==> flow/design.v <==
module alu #(
    parameter INST_W = 4,
    parameter INT_W  = 6,
    parameter FRAC_W = 10,
    parameter DATA_W = INT_W + FRAC_W
)(
    input                      i_clk,
    input                      i_rst_n,
    input                      i_in_valid,
    output                     o_busy,
    input         [INST_W-1:0] i_inst,
    input  signed [DATA_W-1:0] i_data_a,
    input  signed [DATA_W-1:0] i_data_b,
    output                     o_out_valid,
    output        [DATA_W-1:0] o_data
);
localparam SADD = 4'd0;  
localparam SSUB = 4'd1;  
localparam SMUL = 4'd2;  
localparam SACC = 4'd3;  
localparam SOFT = 4'd4;  
localparam XOR = 4'd5;   
localparam ARSH = 4'd6;  
localparam LROT = 4'd7;  
localparam CLZ = 4'd8;   
localparam RM4 = 4'd9;   
localparam MEM_H = 16;   
integer i;
localparam RANGE1 = 6'b100000;
localparam RANGE2 = 6'b010000;
localparam RANGE3 = 6'b001000;
localparam RANGE4 = 6'b000100;
localparam RANGE5 = 6'b000010;
localparam RANGE6 = 6'b000001;
localparam WAIT = 1'b0;
localparam EXE = 1'b1;
reg signed [DATA_W-1:0] comb_result; 
reg [DATA_W-1:0] rot_result; 
reg [DATA_W-1:0] add_sub_result;
reg signed [DATA_W+3:0] acc_result20;
reg signed [DATA_W-1:0] acc_result;
reg signed [DATA_W:0] add_sub_result17;
reg [DATA_W-1:0] arsh_result;
reg [2*DATA_W-1:0] lrot_base;
reg [DATA_W-1:0] lrot_result;
reg [4:0] clz_result;
reg [12:0] rm4_result;
reg [7:0] clz8;
reg [3:0] clz4;
wire [5:0] soft_range;
reg signed [DATA_W-1:0] soft_result;
reg [DATA_W-1:0] o_data_buffer;
reg busy_buffer;
reg ovalid_buffer;
reg [INST_W-1:0] inst_buffer;
reg signed [DATA_W-1:0] data_a_buffer;
reg signed [DATA_W-1:0] data_b_buffer;
reg signed [DATA_W+3:0] acc_mem [MEM_H-1:0];     
reg cs, ns;
always @(posedge i_clk or negedge i_rst_n) begin
    if(!i_rst_n) begin
        for (i=0; i<16; i=i+1) begin
            acc_mem[i] <= 20'd0;
        end
    end
    else if (inst_buffer == SACC)begin
        acc_mem[data_a_buffer[3:0]] <= acc_result20;
    end
end
always @(posedge i_clk or negedge i_rst_n) begin
    if(!i_rst_n) begin
        cs <= WAIT;
    end
    else begin
        cs <= ns;
    end
end
always @(*) begin
    if (cs == WAIT) begin
        ns = (i_in_valid) ? EXE : WAIT;
    end
    else begin
        ns = WAIT;
    end
end
always @(posedge i_clk or negedge i_rst_n) begin
    if(!i_rst_n) begin
        busy_buffer <= 1'b0;
        ovalid_buffer <= 1'b0;
        inst_buffer <= 4'd0;
        o_data_buffer <= 16'd0;
        data_a_buffer <= 16'd0;
        data_b_buffer <= 16'd0;
    end
    else begin
        inst_buffer <= i_inst;
        o_data_buffer <= comb_result;
        data_a_buffer <= i_data_a;
        data_b_buffer <= i_data_b;
        if (cs == WAIT) begin
            busy_buffer <= (i_in_valid) ? 1'b1 : 1'b0;
            ovalid_buffer <= 1'b0;
        end
        else begin
            busy_buffer <= 1'b0;
            ovalid_buffer <= 1'b1;
        end
    end
end
assign o_data = o_data_buffer;
assign o_out_valid = ovalid_buffer;
assign o_busy = busy_buffer;
assign soft_range[5] = data_a_buffer >= 16'sh0800;                                      
assign soft_range[4] = (data_a_buffer >= 16'sh0000) && (data_a_buffer < 16'sh0800);     
assign soft_range[3] = (data_a_buffer >= 16'shfc00) && (data_a_buffer < 16'sh0000);     
assign soft_range[2] = (data_a_buffer >= 16'shf800) && (data_a_buffer < 16'shfc00);     
assign soft_range[1] = (data_a_buffer >= 16'shf400) && (data_a_buffer < 16'shf800);     
assign soft_range[0] = (data_a_buffer < 16'shf400);                                     
always @(*) begin
    comb_result = 16'd0;
    case(inst_buffer)
        SADD : begin
            comb_result = add_sub_result;
        end
        SSUB : begin
            comb_result = add_sub_result;
        end 
        SMUL : begin
            comb_result = S_mul(data_a_buffer, data_b_buffer);
        end
        SACC : begin
            comb_result = acc_result;
        end
        SOFT : begin
            comb_result = soft_result;
        end
        XOR : begin
            comb_result = data_a_buffer ^ data_b_buffer;
        end
        ARSH : begin
            comb_result = arsh_result;
        end
        LROT : begin
            comb_result = lrot_result;
        end
        CLZ : begin
            comb_result = (clz_result[4]) ? 16'h0010 : {12'b0, clz_result[3:0]};
        end
        RM4 : begin
            comb_result = {3'd0,rm4_result};
        end
    endcase
end
always @(*) begin
    acc_result20 = (acc_mem[data_a_buffer[3:0]] + data_b_buffer);
    if (acc_result20 > 20'sh07fff) begin
        acc_result = 16'h7fff;
    end
    else if (acc_result20 < 20'shf8000) begin
        acc_result = 16'h8000;
    end
    else begin
        acc_result = acc_result20[DATA_W-1:0];
    end
end
always @(*) begin
    add_sub_result17 = (inst_buffer[0]) ? (data_a_buffer - data_b_buffer) : (data_a_buffer + data_b_buffer);
    if (!add_sub_result17[DATA_W]) begin  
        add_sub_result = (add_sub_result17 > 17'sh07fff) ? 16'h7fff : add_sub_result17[DATA_W-1:0];  
    end
    else begin   
        add_sub_result = (add_sub_result17 < 17'sh18000) ? 16'h8000 : add_sub_result17[DATA_W-1:0];
    end
end
always @(*) begin
    soft_result = 16'd0;
    case (soft_range)
        RANGE1 : begin               
            soft_result = data_a_buffer;                                                                     
        end 
        RANGE2 : begin                           
            soft_result = dev3($signed({data_a_buffer, 1'b0}) + 18'sh00800);     
        end
        RANGE3 : begin
            soft_result = dev3($signed(({data_a_buffer[DATA_W-1], data_a_buffer})) + 18'sh00800);          
        end
        RANGE4 : begin
            soft_result = dev9($signed({data_a_buffer, 1'b0}) + 18'sh01400);     
        end
        RANGE5 : begin
            soft_result = dev9($signed({data_a_buffer[DATA_W-1], data_a_buffer}) + 18'sh00c00);          
        end
        RANGE6 : begin
            soft_result = 16'd0;                                                                     
        end
    endcase
end
always @(*) begin
    arsh_result = data_a_buffer >>> data_b_buffer[4:0];
end
always @(*) begin
    lrot_base = {2{data_a_buffer}};
    lrot_result = lrot_base[(5'd16-data_b_buffer[4:0])+:DATA_W];
end
always @(*) begin
    clz_result[4] = (~|data_a_buffer);
    clz_result[3] = (~|data_a_buffer[15:8]);
    clz8 = (clz_result[3]) ? data_a_buffer[7:0] : data_a_buffer[15:8];
    clz_result[2] = (~|clz8[7:4]);
    clz4 = (clz_result[2]) ? clz8[3:0] : clz8[7:4];
    clz_result[1] = (~|clz4[3:2]);
    clz_result[0] = (clz_result[1]) ? ~clz4[1] : ~clz4[3];
end
always @(*) begin
    for (i=0; i<13; i=i+1) begin
        rm4_result[i] = data_a_buffer[i+:4] == data_b_buffer[(15-i)-:4];
    end
end
function automatic [DATA_W-1:0] S_mul;
    input signed [DATA_W-1:0] data_a;
    input signed [DATA_W-1:0] data_b;
    reg signed [2*DATA_W-1:0] mul_result;
    begin
        mul_result = data_a * data_b;
        if (!mul_result[2*DATA_W-1]) begin
            if (mul_result > 32'sh01fffc00) begin
                S_mul = 16'h7fff;  
            end
            else begin
                S_mul = (mul_result[9]) ? mul_result[25:10] + 16'sd1 : mul_result[25:10];   
            end
        end
        else begin
            if (mul_result < 32'shfe000000) begin
                S_mul = 16'h8000;   
            end
            else begin
                S_mul = (mul_result[9]) ? mul_result[25:10] + 16'sd1 : mul_result[25:10];   
            end
        end
    end
endfunction
localparam EXT_BIT = 10;
function automatic [DATA_W-1:0] dev3;
    input signed [17:0] devident;        
    reg signed [EXT_BIT+17:0] ext_devident;
    reg signed [EXT_BIT+17:0] Q0;
    reg signed [EXT_BIT+17:0] Q1;
    reg signed [EXT_BIT+17:0] Q2;
    reg signed [EXT_BIT+17:0] Q3, Q3_plus1;
    begin
        ext_devident = {devident, 10'b0};            
        Q0 = ((ext_devident >> 2) + ext_devident) >> 2;
        Q1 = (Q0 + ext_devident) >> 1;
        Q2 = ((Q1 >> 6) + Q1);
        Q3 = ((Q2 >> 12) + Q2) >> 1;
        Q3_plus1 = Q3 + $signed({18'h00001,10'b0});   
        dev3 = (Q3[EXT_BIT-1]) ? Q3_plus1[EXT_BIT+15:EXT_BIT] : Q3[EXT_BIT+15:EXT_BIT];
    end
endfunction
function automatic [DATA_W-1:0] dev9;
    input signed [17:0] devident;
    reg signed [EXT_BIT+17:0] ext_devident;
    reg signed [EXT_BIT+17:0] Q0;
    reg signed [EXT_BIT+17:0] Q1;
    reg signed [EXT_BIT+17:0] Q2;
    reg signed [EXT_BIT+17:0] Q3, Q3_plus1;
    begin
        ext_devident = {devident, 10'b0};    
        Q0 = ((ext_devident >> 1) + ext_devident) >> 1;
        Q1 = (Q0 + ext_devident) >> 1;
        Q2 = ((Q1 >> 6) + Q1);
        Q3 = ((Q2 >> 12) + Q2) >> 3;
        Q3_plus1 = Q3 + $signed({18'h00001,10'b0});   
        dev9 = (Q3[EXT_BIT-1]) ? Q3_plus1[EXT_BIT+15:EXT_BIT] : Q3[EXT_BIT+15:EXT_BIT];
    end
endfunction
endmodule
Memo
Re: synthesis data of alu

======== Step by step through the tools: alu ========
Tool output for the design above before and after an edit, in the order of the flow.
Lines under "unedited" count in the file above, lines under "edited" in the edited file.
"change": "edited" minus "unedited" as printed here.
Operators carry their Yosys type and port widths (W data, S select, Z words).
Library cell names are shortened.
A cell with -- has no value.
design
  top module .............................. alu
  clock ................................... i_clk
  library ................................. sky130hd
  library corner .......................... tt_025C_1v80

======== Edit of the RTL ========
The edit as a unified diff against the file above.
This change comes from a script, not from a designer. The edited design behaves differently; no optimisation was intended.
begin of diff
@@ -91,5 +91,4 @@
         o_data_buffer <= 16'd0;
         data_a_buffer <= 16'd0;
-        data_b_buffer <= 16'd0;
     end
     else begin
@@ -97,5 +96,4 @@
         o_data_buffer <= comb_result;
         data_a_buffer <= i_data_a;
-        data_b_buffer <= i_data_b;
         if (cs == WAIT) begin
             busy_buffer <= (i_in_valid) ? 1'b1 : 1'b0;
@@ -108,4 +106,5 @@
     end
 end
+always @(*) data_b_buffer = i_data_b;
 assign o_data = o_data_buffer;
 assign o_out_valid = ovalid_buffer;
end of diff

======== Word level ========
Source: Yosys, flattened and elaborated. Widths are those after wreduce. Registers that Yosys merges into a memory's read port (data or address) are not register bits. Print and check cells do not count.
storage and ports
  what                        unedited  edited  change
  bits in registers           374       358     -16
  output and inout port bits  18        18      0
cells by class
  what                  unedited  edited  change
  $add $sub $neg        29        29      0
  multipliers           1         1       0
  $lt $le $gt $ge       16        16      0
  eq/ne operators       42        42      0
  shift-type cells      2         2       0
  muxes and demuxes     24        24      0
  bitwise logic cells   3         3       0
  reduce/logical cells  30        30      0
operators with widths
  kind                      unedited  edited  change
  $reduce_and A2 Y1         16        16      0
  $eq A4 B4 Y1              13        13      0
  $mux W16                  13        13      0
  $eq A4 B4 Y1 const B      10        10      0
  $eq A4 B3 Y1 const B      8         8       0
  $add A21 B27 Y28          4         4       0
  $eq A4 B2 Y1 const B      4         4       0
  $logic_and A1 B1 Y1       4         4       0
  $mux W1                   4         4       0
  $logic_not A1 Y1          3         3       0
  $add A16 B13 Y17 const B  2         2       0
  $add A17 B27 Y27          2         2       0
  $add A17 B28 Y28          2         2       0
  $add A25 B11 Y26 const B  2         2       0
  $add A26 B11 Y26 const B  2         2       0
  $add A27 B27 Y28          2         2       0
  $add A27 B28 Y28          2         2       0
  $add A28 B27 Y28          2         2       0
  $add A28 B28 Y28          2         2       0
  $eq A4 B1 Y1 const B      2         2       0
  $ge A16 B13 Y1 const B    2         2       0
  $logic_not A4 Y1          2         2       0
  $lt A16 B13 Y1 const B    2         2       0
  $not A1 Y1                2         2       0
  $reduce_or A2 Y1          2         2       0
  $add A16 B1 Y16 const B   1         1       0
  $add A16 B16 Y17          1         1       0
  $add A17 B13 Y18 const B  1         1       0
Not every row of either side is listed.

======== Logic depth ========
Depth = most cells in a row (Yosys ltp): at word level without a register or memory, in the mapped netlist without a sequential cell, where the memories' decode and read muxes count.
logic depth
  what                           unedited  edited  change
  depth in word-level cells      9         9       0
  ABC_AREA                       0         0       --
  gate-level depth with buffers  53        54      +1

======== Mapped cells and area ========
The flow's flattened synthesis, as Yosys stat reports it; memories are mapped. The netlist is that of the ABC_AREA named above (0 if unset); the other value can give another one.
cell types
  type      unedited  edited  change
  dfrtp_1   374       358     -16
  nand2_1   620       610     -10
  buf_1     25        17      -8
  clkbuf_1  192       199     +7
  a21oi_1   285       290     +5
  xor2_1    101       106     +5
  xnor2_1   265       261     -4
  nand3_1   97        101     +4
  a21o_1    84        80      -4
  nor2b_1   36        40      +4
  nor4_1    28        24      -4
  o211ai_1  19        23      +4
  o21ai_0   457       454     -3
  nor2_1    251       254     +3
  o21a_1    32        29      -3
  and3_1    31        34      +3
  nand2b_1  38        40      +2
  o221ai_1  9         7       -2
Not every row of either side is listed.
mapped netlist
  what                                 unedited   edited     change
  standard cells after synthesis       4846       4833       -13
  chip area (Yosys) (sq mm)            0.0411545  0.0407441  -0.0004104
  sequential part of the area (sq mm)  0.009359   0.0089586  -0.0004004
  mapped flip-flops                    374        358        -16
  buffers                              221        221        0

======== Timing after synthesis ========
OpenSTA on the mapped netlist: ideal clock, no wires. The path of least setup slack (recovery checks aside). Input and output delay are each 20% of the period. Register names are those of the netlist, which keeps one name where synthesis merged equal registers.
timing post-synthesis
  what                                 unedited                   edited                      change
  path kind                            register -> register       register -> register        --
  from                                 register data_a_buffer[1]  register data_a_buffer[1]   --
  to                                   register o_data_buffer[6]  register o_data_buffer[12]  --
  period (ns)                          11.0                       11.0                        0.0
  setup time (ns)                      0.131                      0.140                       +0.009
  arrival (ns)                         9.705                      9.952                       +0.247
  slack (ns)                           1.164                      0.908                       -0.256
  path delay (ns)                      9.836                      10.092                      +0.256
  driving pins on the path             52                         49                          -3
  path buffers                         0                          1                           +1
  period reached after synthesis (ns)  9.836                      10.092                      +0.256
"path delay" is the arrival time less input delay plus setup time.
"driving pins on the path": output pins that drive a net of the path, with the launching flip-flop's if there is one; two outputs of one cell count as two.
"period reached after synthesis" is the clock period less the worst setup slack; recovery checks do not enter. This is arithmetic on one report: input and output delays are still those of the set period (20% each).
on the way, post-synthesis, unedited
  path through ............................ dfrtp_1 > inv_1 > ha_1 > a21o_1 > a21oi_1 > o21ai_0 > a21oi_1 > o21ai_0 > a21oi_1 > nor2b_1 > nor2_1 > nor2b_1 > nor2_1 > nor2_1 > a32oi_1 > o21a_1 > xnor2_1 > ha_1 > [16 not listed] > o21ai_0 > o32a_1 > nand2_1 > or3b_2 > a31oi_1 > nor2b_1 > nor2_1 > nor2b_1 > nor2_1 > xnor2_1 > ha_1 > nand2_1 > o21ai_0 > a22o_1 > nand2_1 > xor2_1 > o22ai_1 > or3_1
RTL lines, path post-synthesis, unedited
  what             RTL line  source
  start, declared  56        reg signed [DATA_W-1:0] data_a_buffer;
  start, assigned  92        data_a_buffer <= 16'd0;
  start, assigned  98        data_a_buffer <= i_data_a;
  end, assigned    91        o_data_buffer <= 16'd0;
  end, assigned    97        o_data_buffer <= comb_result;
  end, declared    52        reg [DATA_W-1:0] o_data_buffer;
unedited: No chain of elaborated cells between the ends is given.
on the way, post-synthesis, edited
  path through ............................ dfrtp_1 > ha_1 > a21o_1 > a21oi_1 > o21bai_1 > a21oi_1 > o21bai_1 > a21o_1 > a21oi_1 > o21bai_1 > and2_1 > o21ai_0 > nand2b_1 > and4_1 > a2111o_1 > a21oi_1 > xnor2_1 > ha_1 > [13 not listed] > inv_1 > ha_1 > nand4_1 > nor2_1 > nand3_1 > a31oi_1 > o21ai_0 > a21boi_0 > o41ai_1 > xor2_1 > ha_1 > nand3_1 > or3_1 > or4_4 > nor3_2 > and2b_1 > xnor2_1 > o211ai_2
RTL lines, path post-synthesis, edited
  what             RTL line  source
  start, declared  56        reg signed [DATA_W-1:0] data_a_buffer;
  start, assigned  92        data_a_buffer <= 16'd0;
  start, assigned  97        data_a_buffer <= i_data_a;
  end, assigned    91        o_data_buffer <= 16'd0;
  end, assigned    96        o_data_buffer <= comb_result;
  end, declared    52        reg [DATA_W-1:0] o_data_buffer;
edited: No chain of elaborated cells between the ends is given.

======== Timing after layout ========
From the final timing report of each run of pair 1: the path of least setup slack in the routed layout; clock arrival at registers is part of the times.
timing post-layout
  what                      unedited                    edited                      change
  path kind                 register -> register        register -> register        --
  from                      register data_a_buffer[1]   register data_a_buffer[2]   --
  to                        register o_data_buffer[13]  register o_data_buffer[12]  --
  period (ns)               10.5                        10.5                        0.0
  setup time (ns)           0.16                        0.14                        -0.02
  arrival (ns)              10.45                       10.35                       -0.10
  slack (ns)                0.50                        0.58                        +0.08
  driving pins on the path  49                          50                          +1
  path buffers              3                           1                           -2
on the way, post-layout, unedited
  path through ............................ dfrtp_2 > buf_4 > ha_1 > a21o_1 > a21oi_2 > o21bai_1 > a21oi_2 > o21bai_1 > a21o_1 > a21oi_2 > o21bai_1 > and2_1 > o21ai_0 > nand2b_1 > and4_1 > a2111o_1 > a21oi_2 > xnor2_1 > [13 not listed] > inv_2 > ha_1 > a21o_1 > a21o_1 > a21o_1 > a21oi_2 > a21boi_2 > a21o_1 > o41ai_4 > buf_4 > a211oi_2 > nor2_2 > nor3_1 > a2111o_1 > o31a_1 > nand2_1 > xor2_1 > o2111ai_2
RTL lines, path post-layout, unedited
  what             RTL line  source
  start, declared  56        reg signed [DATA_W-1:0] data_a_buffer;
  start, assigned  92        data_a_buffer <= 16'd0;
  start, assigned  98        data_a_buffer <= i_data_a;
  end, assigned    91        o_data_buffer <= 16'd0;
  end, assigned    97        o_data_buffer <= comb_result;
  end, declared    52        reg [DATA_W-1:0] o_data_buffer;
unedited: No chain of elaborated cells between the ends is given.
on the way, post-layout, edited
  path through ............................ dfrtp_1 > ha_1 > fa_1 > a21o_1 > a21oi_1 > o21bai_1 > a21oi_2 > o21bai_1 > a21oi_1 > buf_4 > o21bai_1 > a21oi_2 > nor2_1 > nor2_1 > o22ai_1 > a21oi_1 > xnor2_1 > ha_1 > [14 not listed] > ha_1 > a21oi_1 > o211ai_1 > a21oi_1 > o21ai_1 > a21oi_1 > xnor2_1 > ha_1 > and3_1 > o211ai_1 > a21boi_0 > nor2b_1 > nand3_1 > xnor2_1 > a222oi_1 > nor2_1 > nor4_4 > o211ai_2
RTL lines, path post-layout, edited
  what             RTL line  source
  start, declared  56        reg signed [DATA_W-1:0] data_a_buffer;
  start, assigned  92        data_a_buffer <= 16'd0;
  start, assigned  97        data_a_buffer <= i_data_a;
  end, assigned    91        o_data_buffer <= 16'd0;
  end, assigned    96        o_data_buffer <= comb_result;
  end, declared    52        reg [DATA_W-1:0] o_data_buffer;
edited: No chain of elaborated cells between the ends is given.

======== Measured runs ========
Runs of the flow (Yosys, OpenROAD) on both versions; the two runs of a pair have the same settings. The constraints put input and output delay at 20% of the set period each and load the outputs with 0.01 pF.
flow settings, pair 1
  period_ns ............................... 10.5
  CAP_MARGIN .............................. 20
  CORE_MARGIN ............................. 2
  CORE_UTILIZATION ........................ 40
  SLEW_MARGIN ............................. 20
results, pair 1
  what                                     unedited   edited     change
  Yosys chip area after synthesis (sq mm)  0.0411545  0.0407441  -0.0004104
  overall die area (sq mm)                 0.105469   0.104429   -0.001040
  standard-cell area after layout (sq mm)  0.0457464  0.0463745  +0.0006281
  post-route utilization (%)               44.9       45.7       +0.8
  setup slack of the worst path (ns)       0.498      0.578      +0.080
  setup total negative slack (ns)          0.000      0.000      0.000
  worst hold slack (ns)                    0.405      0.398      -0.007
  period achieved (ns)                     10.002     9.922      -0.080
flow settings, pair 2
  CELL_PAD_IN_SITES_DETAIL_PLACEMENT ...... 0
  CORE_ASPECT_RATIO ....................... 0.76
  CORE_UTILIZATION ........................ 38
  SETUP_SLACK_MARGIN ...................... -0.18
  TNS_END_PERCENT ......................... 75
  period_ns ............................... 15.8
  CAP_MARGIN .............................. 20
  CORE_MARGIN ............................. 2
  SLEW_MARGIN ............................. 20
results, pair 2
  what                                     unedited   edited     change
  Yosys chip area after synthesis (sq mm)  0.0411545  0.0407441  -0.0004104
  overall die area (sq mm)                 0.110975   0.10988    -0.001095
  standard-cell area after layout (sq mm)  0.0449744  0.0444176  -0.0005568
  post-route utilization (%)               41.8       41.9       +0.1
  setup slack of the worst path (ns)       3.976      3.772      -0.204
  setup total negative slack (ns)          0.000      0.000      0.000
  worst hold slack (ns)                    0.401      0.404      +0.003
  period achieved (ns)                     11.824     12.028     +0.204
"period achieved" means the clock period less the worst setup slack. The figure is calculated, with input and output delays left at 20% of the set period.
